==> flow/design.v <==
module SUBWAY(
    clk,
    rst_n,
    in_valid,
    init,
    in0,
    in1,
    in2,
    in3,
    out_valid,
    out
);
input clk, rst_n;
input in_valid;
input [1:0] init;
input [1:0] in0, in1, in2, in3; 
output reg       out_valid;
output reg [1:0] out;
parameter s_idle = 2'd0;
parameter s_input = 2'd1;
parameter s_cul = 2'd2;
parameter s_output = 2'd3;
genvar NN;
genvar MM;
integer i;
integer j;
parameter IDX = 9;
reg [1:0]current_state;
reg [1:0]next_state;
reg [1:0]init_pos;
reg [5:0]cnt;
reg [1:0]is_road;
reg [1:0] reg_dif;
reg [1:0]move;
wire UorD;
reg reg_UorD;
wire [1:0]dif1;
wire [1:0]dif2;
wire [1:0]dif;
reg [1:0] next_dif;
reg [1:0]next_pos;
reg [1:0]cur_pos;
reg [1:0] next_step[2:0];
wire [1:0]in_wire[3:0];
reg [1:0]in_a[IDX:0];
reg [1:0]in_b[IDX:0];
reg [1:0]in_c[IDX:0];
reg [1:0]in_d[IDX:0];
reg [1:0]out_pipe[54:0];
reg [1:0]road;
always@(posedge clk or negedge rst_n)begin
	if(!rst_n)
        current_state <= s_idle;
    else
        current_state <= next_state;
end
always@(*)begin
	case(current_state)
		s_idle: if(in_valid) next_state = s_input;
				else next_state = s_idle;
		s_input:if (cnt == 6'd7) next_state = s_cul;
				else next_state = s_input;
		s_cul:	if (cnt == 6'd62) next_state = s_output;
				else next_state = s_cul;				
		s_output: if (cnt == 6'd63) next_state = s_idle;
				else next_state = s_output;
		default: next_state = current_state;
	endcase 
end
always @(posedge clk or negedge rst_n) begin
    if(!rst_n)begin
		init_pos <= 2'd0;
    end   
    else
		case(current_state)
			s_idle: if(in_valid)begin
				init_pos <= init;
			end
			default: init_pos <= init_pos;
		endcase
end
always@(posedge clk or negedge rst_n)begin
	if(!rst_n)
        cnt <= 6'b0;
    else
		case(current_state)
			s_idle: cnt <= 6'd0;
			s_input: cnt <= cnt+6'd1;
			s_cul: if(cnt == 6'd62 ) cnt <= 6'd0;
					else cnt <= cnt+6'd1;
			s_output: if(cnt == 6'd63) cnt <= 6'd0;
					else cnt <= cnt+6'd1;
			default: cnt <= cnt;
		endcase
end
always@(posedge clk or negedge rst_n)begin
	if(!rst_n)
        out_valid <= 1'b0;
    else
		case(current_state)
			s_idle: out_valid <= 1'd0;
			s_input: out_valid <= 1'd0;
			s_output: 
				if(cnt == 6'd63) out_valid <= 1'd0;
				else   out_valid <= 1'd1;
			default: out_valid <= 1'd0;
		endcase
end
assign UorD = (cur_pos < road)?1'd0: 1'd1;  
assign dif1 = (cur_pos < road)?road: cur_pos;  
assign dif2 = (cur_pos < road)?cur_pos: road;
assign dif = dif1 - dif2;
always @(posedge clk or negedge rst_n) begin
	if(!rst_n)begin
        reg_UorD <= 2'd0;
    end 
	else begin
		reg_UorD <= UorD;
	end
end
always@(*)begin
	case(cur_pos)
	2'd0: begin
		next_step[0] = 2'b11;
		next_step[1] = in_a[1];
		next_step[2] = in_b[1];
	end
	2'd1: begin
		next_step[0] = in_a[1];
		next_step[1] = in_b[1];
		next_step[2] = in_c[1];
	end
	2'd2: begin
		next_step[0] = in_b[1];
		next_step[1] = in_c[1];
		next_step[2] = in_d[1];
	end
	2'd3: begin
		next_step[0] = in_c[1];
		next_step[1] = in_d[1];
		next_step[2] = 2'b11;
	end
	default: begin
		next_step[0] = in_c[1];
		next_step[1] = in_d[1];
		next_step[2] = 2'b11;
	end
	endcase
end
always@(*)begin
	if (dif != 2'd0) begin
		case(reg_UorD)
		1'd0: 
			case(next_step[2])
			2'd0: move = 2'b01;
			2'd1,
			2'd2,
			2'd3: 
				case(next_step[1])
				2'd0,
				2'd2: move = 2'd0;
				2'd1: move = 2'b11;
				default: move = 2'b0;
				endcase
			default: move = 2'b0;
			endcase
		1'd1: 
			case(next_step[0])
			2'd0: move = 2'b10;
			2'd1,
			2'd2,
			2'd3: 
				case(next_step[1])
				2'd0,
				2'd2: move = 2'd0;
				2'd1: move = 2'b11;
				default: move = 2'b0;
				endcase
			default: move = 2'b0;
			endcase
		default: move = 2'b0;
		endcase
	end
	else begin
		case(next_step[1])
		2'd0,
		2'd2: move = 2'd00;
		2'd1: move = 2'b11;
		default: move = 2'd0;  
		endcase
	end
end
always@(*)begin
	case(cur_pos)
	2'd0:begin
		case (move) 
		2'd1:
			next_pos = 2'd1;
		default:
			next_pos = 2'd0;
		endcase
	end 
	2'd1:begin
		case (move) 
		2'd1:
			next_pos = 2'd2;
		2'd2:
			next_pos = 2'd0;
		default:
			next_pos = 2'd1;
		endcase
	end
	2'd2:begin
		case (move) 
		2'd1:
			next_pos = 2'd3;
		2'd2:
			next_pos = 2'd1;
		default:
			next_pos = 2'd2;
		endcase
	end
	2'd3:begin
		case (move) 
		2'd2:
			next_pos = 2'd2;
		default:
			next_pos = 2'd3;
		endcase
	end
	default:next_pos = cur_pos;
	endcase
end
always@(*)begin
	if (in_b[8] == 2'd0)begin
		is_road = 2'd1;
	end
	else if (in_c[8] == 2'd0)begin
		is_road = 2'd2;
	end
	else if (in_a[8] == 2'd0)begin
		is_road = 2'd0;
	end
	else if (in_d[8] == 2'd0)begin
		is_road = 2'd3;
	end
	else begin
		is_road = 2'd1;
	end
end
always@(posedge clk)begin
	if(!rst_n)begin
        road <= 2'd0;
    end 
	else begin
		case(cnt[2:0])
		3'd0: 
			road <= is_road;
		default: road <= road;
		endcase
	end
end
always @(posedge clk or negedge rst_n) begin
	if(!rst_n)begin
        cur_pos <= 2'd0;
    end 
	else begin
		case(current_state)
		s_idle: cur_pos <= 2'd0;
		s_input: cur_pos <= init_pos;
		s_cul,
		s_output: cur_pos <= next_pos;
		default: cur_pos <= cur_pos;
		endcase
	end
end
always @(posedge clk or negedge rst_n) begin
	if(!rst_n)begin
        out <= 2'd0;
    end 
	else begin
		case(current_state)
		s_idle: out <= 2'd0;
		s_input: out <= 2'd0;
		s_output: 
			if(cnt == 6'd63) out <= 2'd0;
			else out <= out_pipe[0]; 
		default: out <= 2'd0;
		endcase
	end
end
always @(posedge clk or negedge rst_n) begin
	if(!rst_n)begin
		for (i=0; i<55; i=i+1)begin
			out_pipe[i]<=2'd0; 
		end
    end 
	else begin
		case(current_state)
		s_idle: begin
			for (i=0; i<55; i=i+1)begin
				out_pipe[i]<=2'd0; 
			end
		end
		s_output,
		s_cul: begin
			out_pipe[54] <= move;
			for (i=0; i<54; i=i+1)begin
				out_pipe[i]<=out_pipe[i+1]; 
			end
		end
		default: begin
			for (i=0; i<55; i=i+1)begin
				out_pipe[i]<=2'd0; 
			end
		end
		endcase
	end
end
always @(posedge clk or negedge rst_n) begin
    if(!rst_n)begin
        for (i = 0; i<IDX; i=i+1)begin
			in_a[i]<=2'd0;
		end
    end   
    else
		case(current_state)
			s_idle: if(in_valid)begin
						in_a[IDX-1]<=in0;
						for (i = 0; i<IDX-1; i=i+1)begin
							in_a[i]<=in_a[i+1];
						end
					end
					else begin 
						for (i = 0; i<IDX; i=i+1)begin
							in_a[i]<=in_a[i];
						end
					end
			s_input,
			s_cul:if(in_valid)begin
						in_a[IDX-1]<=in0;
						for (i = 0; i<IDX-1; i=i+1)begin
							in_a[i]<=in_a[i+1];
						end
					end
					else begin 
						for (i = 0; i<IDX; i=i+1)begin
							in_a[i]<=in_a[i];
						end
					end
			s_output:begin
				if(in_valid)begin
					in_a[IDX-1]<= in0;
				end
				else begin
					in_a[IDX-1]<= 2'd0;
				end
				for (i = 0; i<IDX-1; i=i+1)begin
					in_a[i]<=in_a[i+1];
				end
			end
			default: begin 
						for (i = 0; i<IDX; i=i+1)begin
							in_a[i]<=in_a[i];
						end
					end
		endcase
end
always @(posedge clk or negedge rst_n) begin
    if(!rst_n)begin
        for (i = 0; i<IDX; i=i+1)begin
			in_b[i]<=2'd0;
		end
    end   
    else
		case(current_state)
			s_idle: if(in_valid)begin
						in_b[IDX-1]<=in1;
						for (i = 0; i<IDX-1; i=i+1)begin
							in_b[i]<=in_b[i+1];
						end
					end
					else begin 
						for (i = 0; i<IDX; i=i+1)begin
							in_b[i]<=in_b[i];
						end
					end
			s_input,
			s_cul:if(in_valid)begin
						in_b[IDX-1]<=in1;
						for (i = 0; i<IDX-1; i=i+1)begin
							in_b[i]<=in_b[i+1];
						end
					end
					else begin 
						for (i = 0; i<IDX; i=i+1)begin
							in_b[i]<=in_b[i];
						end
					end
			s_output:begin
				if(in_valid)begin
					in_b[IDX-1]<= in1;
				end
				else begin
					in_b[IDX-1]<= 2'd0;
				end
				for (i = 0; i<IDX-1; i=i+1)begin
					in_b[i]<=in_b[i+1];
				end
			end
			default: begin 
						for (i = 0; i<IDX; i=i+1)begin
							in_b[i]<=in_b[i];
						end
					end
		endcase
end
always @(posedge clk or negedge rst_n) begin
    if(!rst_n)begin
        for (i = 0; i<IDX; i=i+1)begin
			in_c[i]<=2'd0;
		end
    end   
    else
		case(current_state)
			s_idle: if(in_valid)begin
						in_c[IDX-1]<=in2;
						for (i = 0; i<IDX-1; i=i+1)begin
							in_c[i]<=in_c[i+1];
						end
					end
					else begin 
						for (i = 0; i<IDX; i=i+1)begin
							in_c[i]<=in_c[i];
						end
					end
			s_input,
			s_cul:if(in_valid)begin
						in_c[IDX-1]<=in2;
						for (i = 0; i<IDX-1; i=i+1)begin
							in_c[i]<=in_c[i+1];
						end
					end
					else begin 
						for (i = 0; i<IDX; i=i+1)begin
							in_c[i]<=in_c[i];
						end
					end
			s_output:begin
				if(in_valid)begin
					in_c[IDX-1]<= in2;
				end
				else begin
					in_c[IDX-1]<= 2'd0;
				end
				for (i = 0; i<IDX-1; i=i+1)begin
					in_c[i]<=in_c[i+1];
				end
			end
			default: begin 
						for (i = 0; i<IDX; i=i+1)begin
							in_c[i]<=in_c[i];
						end
					end
		endcase
end
always @(posedge clk or negedge rst_n) begin
    if(!rst_n)begin
        for (i = 0; i<IDX; i=i+1)begin
			in_d[i]<=2'd0;
		end
    end   
    else
		case(current_state)
			s_idle: if(in_valid)begin
						in_d[IDX-1]<=in3;
						for (i = 0; i<IDX-1; i=i+1)begin
							in_d[i]<=in_d[i+1];
						end
					end
					else begin 
						for (i = 0; i<IDX; i=i+1)begin
							in_d[i]<=in_d[i];
						end
					end
			s_input,
			s_cul:if(in_valid)begin
						in_d[IDX-1]<=in3;
						for (i = 0; i<IDX-1; i=i+1)begin
							in_d[i]<=in_d[i+1];
						end
					end
					else begin 
						for (i = 0; i<IDX; i=i+1)begin
							in_d[i]<=in_d[i];
						end
					end
			s_output:begin
				if(in_valid)begin
					in_d[IDX-1]<= in3;
				end
				else begin
					in_d[IDX-1]<= 2'd0;
				end
				for (i = 0; i<IDX-1; i=i+1)begin
					in_d[i]<=in_d[i+1];
				end
			end
			default: begin 
						for (i = 0; i<IDX; i=i+1)begin
							in_d[i]<=in_d[i];
						end
					end
		endcase
end
endmodule
==> Reports on SUBWAY <==
What the tools print for SUBWAY, step after step.
Line numbers count from 1 in the design file above.
Cell names lack the library's common part.
{ "inputs": {"design": "SUBWAY", "clk_port": "clk", "library": "sky130hd", "lib_corner": "tt_025C_1v80"} }

==> Word level <==
Yosys after proc, flatten, opt, wreduce and memory -nomap, before mapping. Print and check cells are not counted. Equal cells are merged and count once.
{ "word_totals": {"ff_bits": 192, "in_bits": 13, "out_inout_bits": 3, "word_cells": 289} }
{ "op_classes": {"addsub": 2, "n_cmp": 1, "eq_ne": 19, "mux": 156, "n_logic": 1, "n_reduce_logical": 15} }
{ "op_table": {"columns": ["operator", "count"], "rows": [
  ["2-to-1 mux 2 bit", 103],
  ["case mux 2 bit (select 2 bit)", 37],
  ["case mux 2 bit (select 4 bit)", 5],
  ["case mux 6 bit (select 4 bit)", 1],
  ["== test 2 bit with constant B", 9],
  ["logical NOT 2 bit", 8],
  ["== test 2 x 1 -> 1 bit with constant B", 6],
  ["== test 6 bit with constant B", 2],
  ["2-to-1 mux 6 bit", 2],
  ["OR reduction 3 bit", 3],
  ["2-to-1 mux 1 bit", 7],
  ["adder 6 x 1 -> 6 bit with constant B", 1],
  ["== test 6 x 3 -> 1 bit with constant B", 1],
  ["case mux 2 bit (select 3 bit)", 1],
  ["logical NOT 3 bit", 1],
  ["!= test 2 x 1 -> 1 bit with constant B", 1],
  ["subtractor 2 bit", 1],
  ["less-than comparator 2 bit", 1],
  ["AND reduction 2 bit", 1],
  ["nonzero test 2 bit", 1],
  ["OR reduction 2 bit", 1],
  ["inverter 1 bit", 1]
]} }

==> Depth <==
Longest topological path by Yosys (ltp), each cell counted once; first at word level (registers and memories cut), then after technology mapping (sequential cells cut; the memories' decode and read muxes count).
{ "depth": {"depth_word": 11, "ABC_AREA": 1, "depth_mapped": 15, "depth_no_buf": 14} }

==> Netlist <==
The flow's flattened synthesis, as Yosys stat reports it; memories are mapped. The netlist is that of the ABC_AREA named above (0 if unset); the other value can give another one.
{ "synth_totals": {"cells": 742, "synth_area_um2": 7234.4, "seqArea_um2": 4845.9, "ffs": 194, "buf_cells": 28} }
{ "types": {"columns": ["type", "count", "type_area_um2"], "rows": [
  ["dfrtp_1", 191, 4.78E+03],
  ["inv_1", 170, 638.112],
  ["nor2_1", 158, 593.069],
  ["o21ai_0", 48, 240.23],
  ["nand2_1", 60, 225.216],
  ["a21oi_1", 31, 155.149],
  ["nand3_1", 23, 115.11],
  ["ha_1", 7, 87.584],
  ["buf_2", 14, 70.067],
  ["buf_4", 9, 67.565],
  ["dfxtp_1", 2, 40.038],
  ["dfstp_2", 1, 26.275],
  ["buf_6", 2, 22.522],
  ["mux2_2", 2, 22.522],
  ["nand4_1", 3, 18.768],
  ["o31ai_2", 1, 12.512],
  ["or2_2", 2, 12.512],
  ["clkbuf_1", 3, 11.261]
]} }
Not listed: further types 12, cells in them 15.

==> Timing after synthesis <==
Source: OpenSTA report_checks on the synthesized netlist (no wires, ideal clock, input and output delay 20% of the period each), path of least setup slack; recovery checks are left aside. Register names are those of the netlist, which keeps one name where synthesis merged equal registers.
{ "synth_path": {"path_type": "flip-flop to flip-flop", "startpoint": "register cur_pos[0]", "endpoint": "register cur_pos[0]", "tclk_ns": 2.5, "setup_ns": 0.127, "launch_ns": 0.000, "arrival_ns": 1.929, "required_time_ns": 2.373, "setup_slack_ns": 0.444, "delay_ns": 2.056, "path_stages": 14, "path_buffers": 1, "period_less_setup_slack_ns": 2.056} }
"delay_ns" = arrival - input delay + setup time.
"path_stages": output pins that drive a net of the path, with the launching flip-flop's if there is one; two outputs of one cell count as two.
"period_less_setup_slack_ns" is the clock period less the worst setup slack; recovery checks do not enter. This is arithmetic on one report: input and output delays are still those of the set period (20% each).
Between the ends stands the longest chain of elaborated cells between them, by number of cells; it is not shown to be the way that was timed. Of several equally long chains one is given.
A line is the first line of the expression or statement that the cell stems from. Yosys adds cells for indexed reads and writes and turns some case tables into memories.
At most two assigning lines are given for a register; there are more.
{ "synth_via": {"path_cell_list": "dfrtp_1 -> buf_4 -> inv_2 -> ha_1 -> nand2_1 -> nor3b_1 -> nand3_1 -> nand2_1 -> nand2_1 -> ha_1 -> o21ai_0 -> o21ai_0 -> o21ai_0 -> o21ai_0", "elab_chain_len": 11, "cells_between": 36, "classes_between": "add/sub: 1; compare: 1; eq/ne: 12; mux: 16; reduce/logical: 6"} }
{ "synth_rtl": {"columns": ["item", "line_no", "source"], "rows": [
  ["start, declared", 42, "reg [1:0]cur_pos;"],
  ["start, assigned", 270, "s_input: cur_pos <= init_pos;"],
  ["start, assigned", 272, "s_output: cur_pos <= next_pos;"],
  ["== test 2 bit", 122, "case(cur_pos)"],
  ["case mux 2 bit (select 4 bit)", 122, null],
  ["== test 2 x 1 -> 1 bit", 173, "case(next_step[1])"],
  ["2-to-1 mux 2 bit", 173, null],
  ["case mux 2 bit (select 2 bit)", 168, "case(next_step[0])"],
  ["case mux 2 bit (select 2 bit)", 152, "case(reg_UorD)"],
  ["2-to-1 mux 2 bit", 151, "if (dif != 2'd0) begin"],
  ["== test 2 bit", 224, "case (move)"],
  ["2-to-1 mux 1 bit", 224, null],
  ["case mux 2 bit (select 4 bit)", 194, "case(cur_pos)"],
  ["case mux 2 bit (select 3 bit)", 268, "case(current_state)"],
  ["end, assigned", 270, null],
  ["end, assigned", 272, null],
  ["end, declared", 42, null]
]} }

==> Timing after layout <==
From the final timing report of flow run A: the path of least setup slack in the routed layout; clock arrival at registers is part of the times.
{ "layout_path": {"path_type": "flip-flop to flip-flop", "startpoint": "register cur_pos[1]", "endpoint": "register cur_pos[0]", "tclk_ns": 1.78, "setup_ns": 0.12, "launch_ns": 0.43, "arrival_ns": 2.23, "required_time_ns": 2.09, "setup_slack_ns": -0.14, "path_stages": 13, "path_buffers": 0} }
Between the ends stands the longest chain of elaborated cells between them, by number of cells; it is not shown to be the way that was timed. Of several equally long chains one is given.
At most two assigning lines are given for a register; there are more.
{ "layout_via": {"path_cell_list": "dfrtp_2 -> ha_4 -> nand2_1 -> nor3b_2 -> nand3_2 -> nand2_2 -> nand2_2 -> ha_4 -> nand2_1 -> o21ai_1 -> o21ai_1 -> o21ai_1 -> o21ai_1", "elab_chain_len": 11, "cells_between": 36, "classes_between": "add/sub: 1; compare: 1; eq/ne: 12; mux: 16; reduce/logical: 6"} }
{ "layout_rtl": {"columns": ["item", "line_no", "source"], "rows": [
  ["start, declared", 42, "reg [1:0]cur_pos;"],
  ["start, assigned", 270, "s_input: cur_pos <= init_pos;"],
  ["start, assigned", 272, "s_output: cur_pos <= next_pos;"],
  ["== test 2 bit", 122, "case(cur_pos)"],
  ["case mux 2 bit (select 4 bit)", 122, null],
  ["== test 2 x 1 -> 1 bit", 173, "case(next_step[1])"],
  ["2-to-1 mux 2 bit", 173, null],
  ["case mux 2 bit (select 2 bit)", 168, "case(next_step[0])"],
  ["case mux 2 bit (select 2 bit)", 152, "case(reg_UorD)"],
  ["2-to-1 mux 2 bit", 151, "if (dif != 2'd0) begin"],
  ["== test 2 bit", 224, "case (move)"],
  ["2-to-1 mux 1 bit", 224, null],
  ["case mux 2 bit (select 4 bit)", 194, "case(cur_pos)"],
  ["case mux 2 bit (select 3 bit)", 268, "case(current_state)"],
  ["end, assigned", 270, null],
  ["end, assigned", 272, null],
  ["end, declared", 42, null]
]} }

Appendix: measured runs

Measured results for SUBWAY: 3 stored runs of the Yosys and OpenROAD flow on sky130hd. The settings differ; the order carries no meaning. The constraints put input and output delay at 20% of the set period each and load the outputs with 0.01 pF.
"timing.achieved_period_ns" is the run's clock period less its worst setup slack. It is reckoned from that one timing run; input and output delays stay at 20% of the period that was set.
"worst_path_time_ns" = time allowed to the worst setup path (clock period - input delay - output delay, where it has them) - its slack; a late launch clock adds to it, a late capture clock takes from it.
By "power_total_w" is meant OpenSTA's value without simulated activity: inputs other than the clock are taken to toggle once in ten clock periods, and the tool carries that through the logic.
[
  {
    "run": "flow run A",
    "settings": { "ABC_AREA": 1, "CAP_MARGIN": 35, "CORE_ASPECT_RATIO": 0.91, "CORE_UTILIZATION": 21, "CTS_CLUSTER_DIAMETER": 51, "HOLD_SLACK_MARGIN": 0.14, "MAX_ROUTING_LAYER": "met5", "PLACE_DENSITY_LB_ADDON": 0.1, "SETUP_SLACK_MARGIN": -0.03, "TNS_END_PERCENT": 50, "period_ns": 1.78, "CORE_MARGIN": 2, "SLEW_MARGIN": 20 },
    "results": { "power_total_w": 0.011858, "worst_path_time_ns": 1.92, "worstPathKind": "flip-flop to flip-flop", "setupTns_ns": -0.306, "design.die.area_um2": 35952.1, "finish.utilization_pct": 26.1, "post_synth_area_um2": 7234.4, "timing.setup.ws_ns": -0.144, "timing.achieved_period_ns": 1.924, "post_route_stdcell_area_um2": 8823.5 }
  },
  {
    "run": "flow run B",
    "settings": { "ABC_AREA": 1, "CAP_MARGIN": 30, "CELL_PAD_IN_SITES_DETAIL_PLACEMENT": 2, "CORE_ASPECT_RATIO": 0.68, "CTS_CLUSTER_DIAMETER": 53, "GPL_ROUTABILITY_DRIVEN": 1, "GPL_TIMING_DRIVEN": 0, "HOLD_SLACK_MARGIN": 0.26, "MAX_ROUTING_LAYER": "met5", "PLACE_DENSITY_LB_ADDON": 0.18, "TNS_END_PERCENT": 65, "period_ns": 2.5, "CORE_MARGIN": 2, "CORE_UTILIZATION": 40, "SLEW_MARGIN": 20 },
    "results": { "post_synth_area_um2": 7234.4, "timing.achieved_period_ns": 2.613, "power_total_w": 0.008982, "design.die.area_um2": 19198.1, "timing.setup.ws_ns": -0.113, "worst_path_time_ns": 2.61, "worstPathKind": "flip-flop to flip-flop", "setupTns_ns": -0.207, "post_route_stdcell_area_um2": 8411.8, "finish.utilization_pct": 47.6 }
  },
  {
    "run": "flow run C",
    "settings": { "CAP_MARGIN": 30, "CELL_PAD_IN_SITES_DETAIL_PLACEMENT": 2, "CELL_PAD_IN_SITES_GLOBAL_PLACEMENT": 2, "CORE_MARGIN": 4, "CORE_UTILIZATION": 21, "CTS_CLUSTER_DIAMETER": 274, "MAX_ROUTING_LAYER": "met5", "PLACE_DENSITY": 0.91, "TNS_END_PERCENT": 40, "period_ns": 1.47, "SLEW_MARGIN": 20 },
    "results": { "post_route_stdcell_area_um2": 9160.0, "design.die.area_um2": 36450.4, "setupTns_ns": -7.119, "timing.achieved_period_ns": 2.255, "finish.utilization_pct": 27.9, "worst_path_time_ns": 2.25, "worstPathKind": "flip-flop to flip-flop", "timing.setup.ws_ns": -0.785, "power_total_w": 0.015489, "post_synth_area_um2": 7026.7 }
  }
]
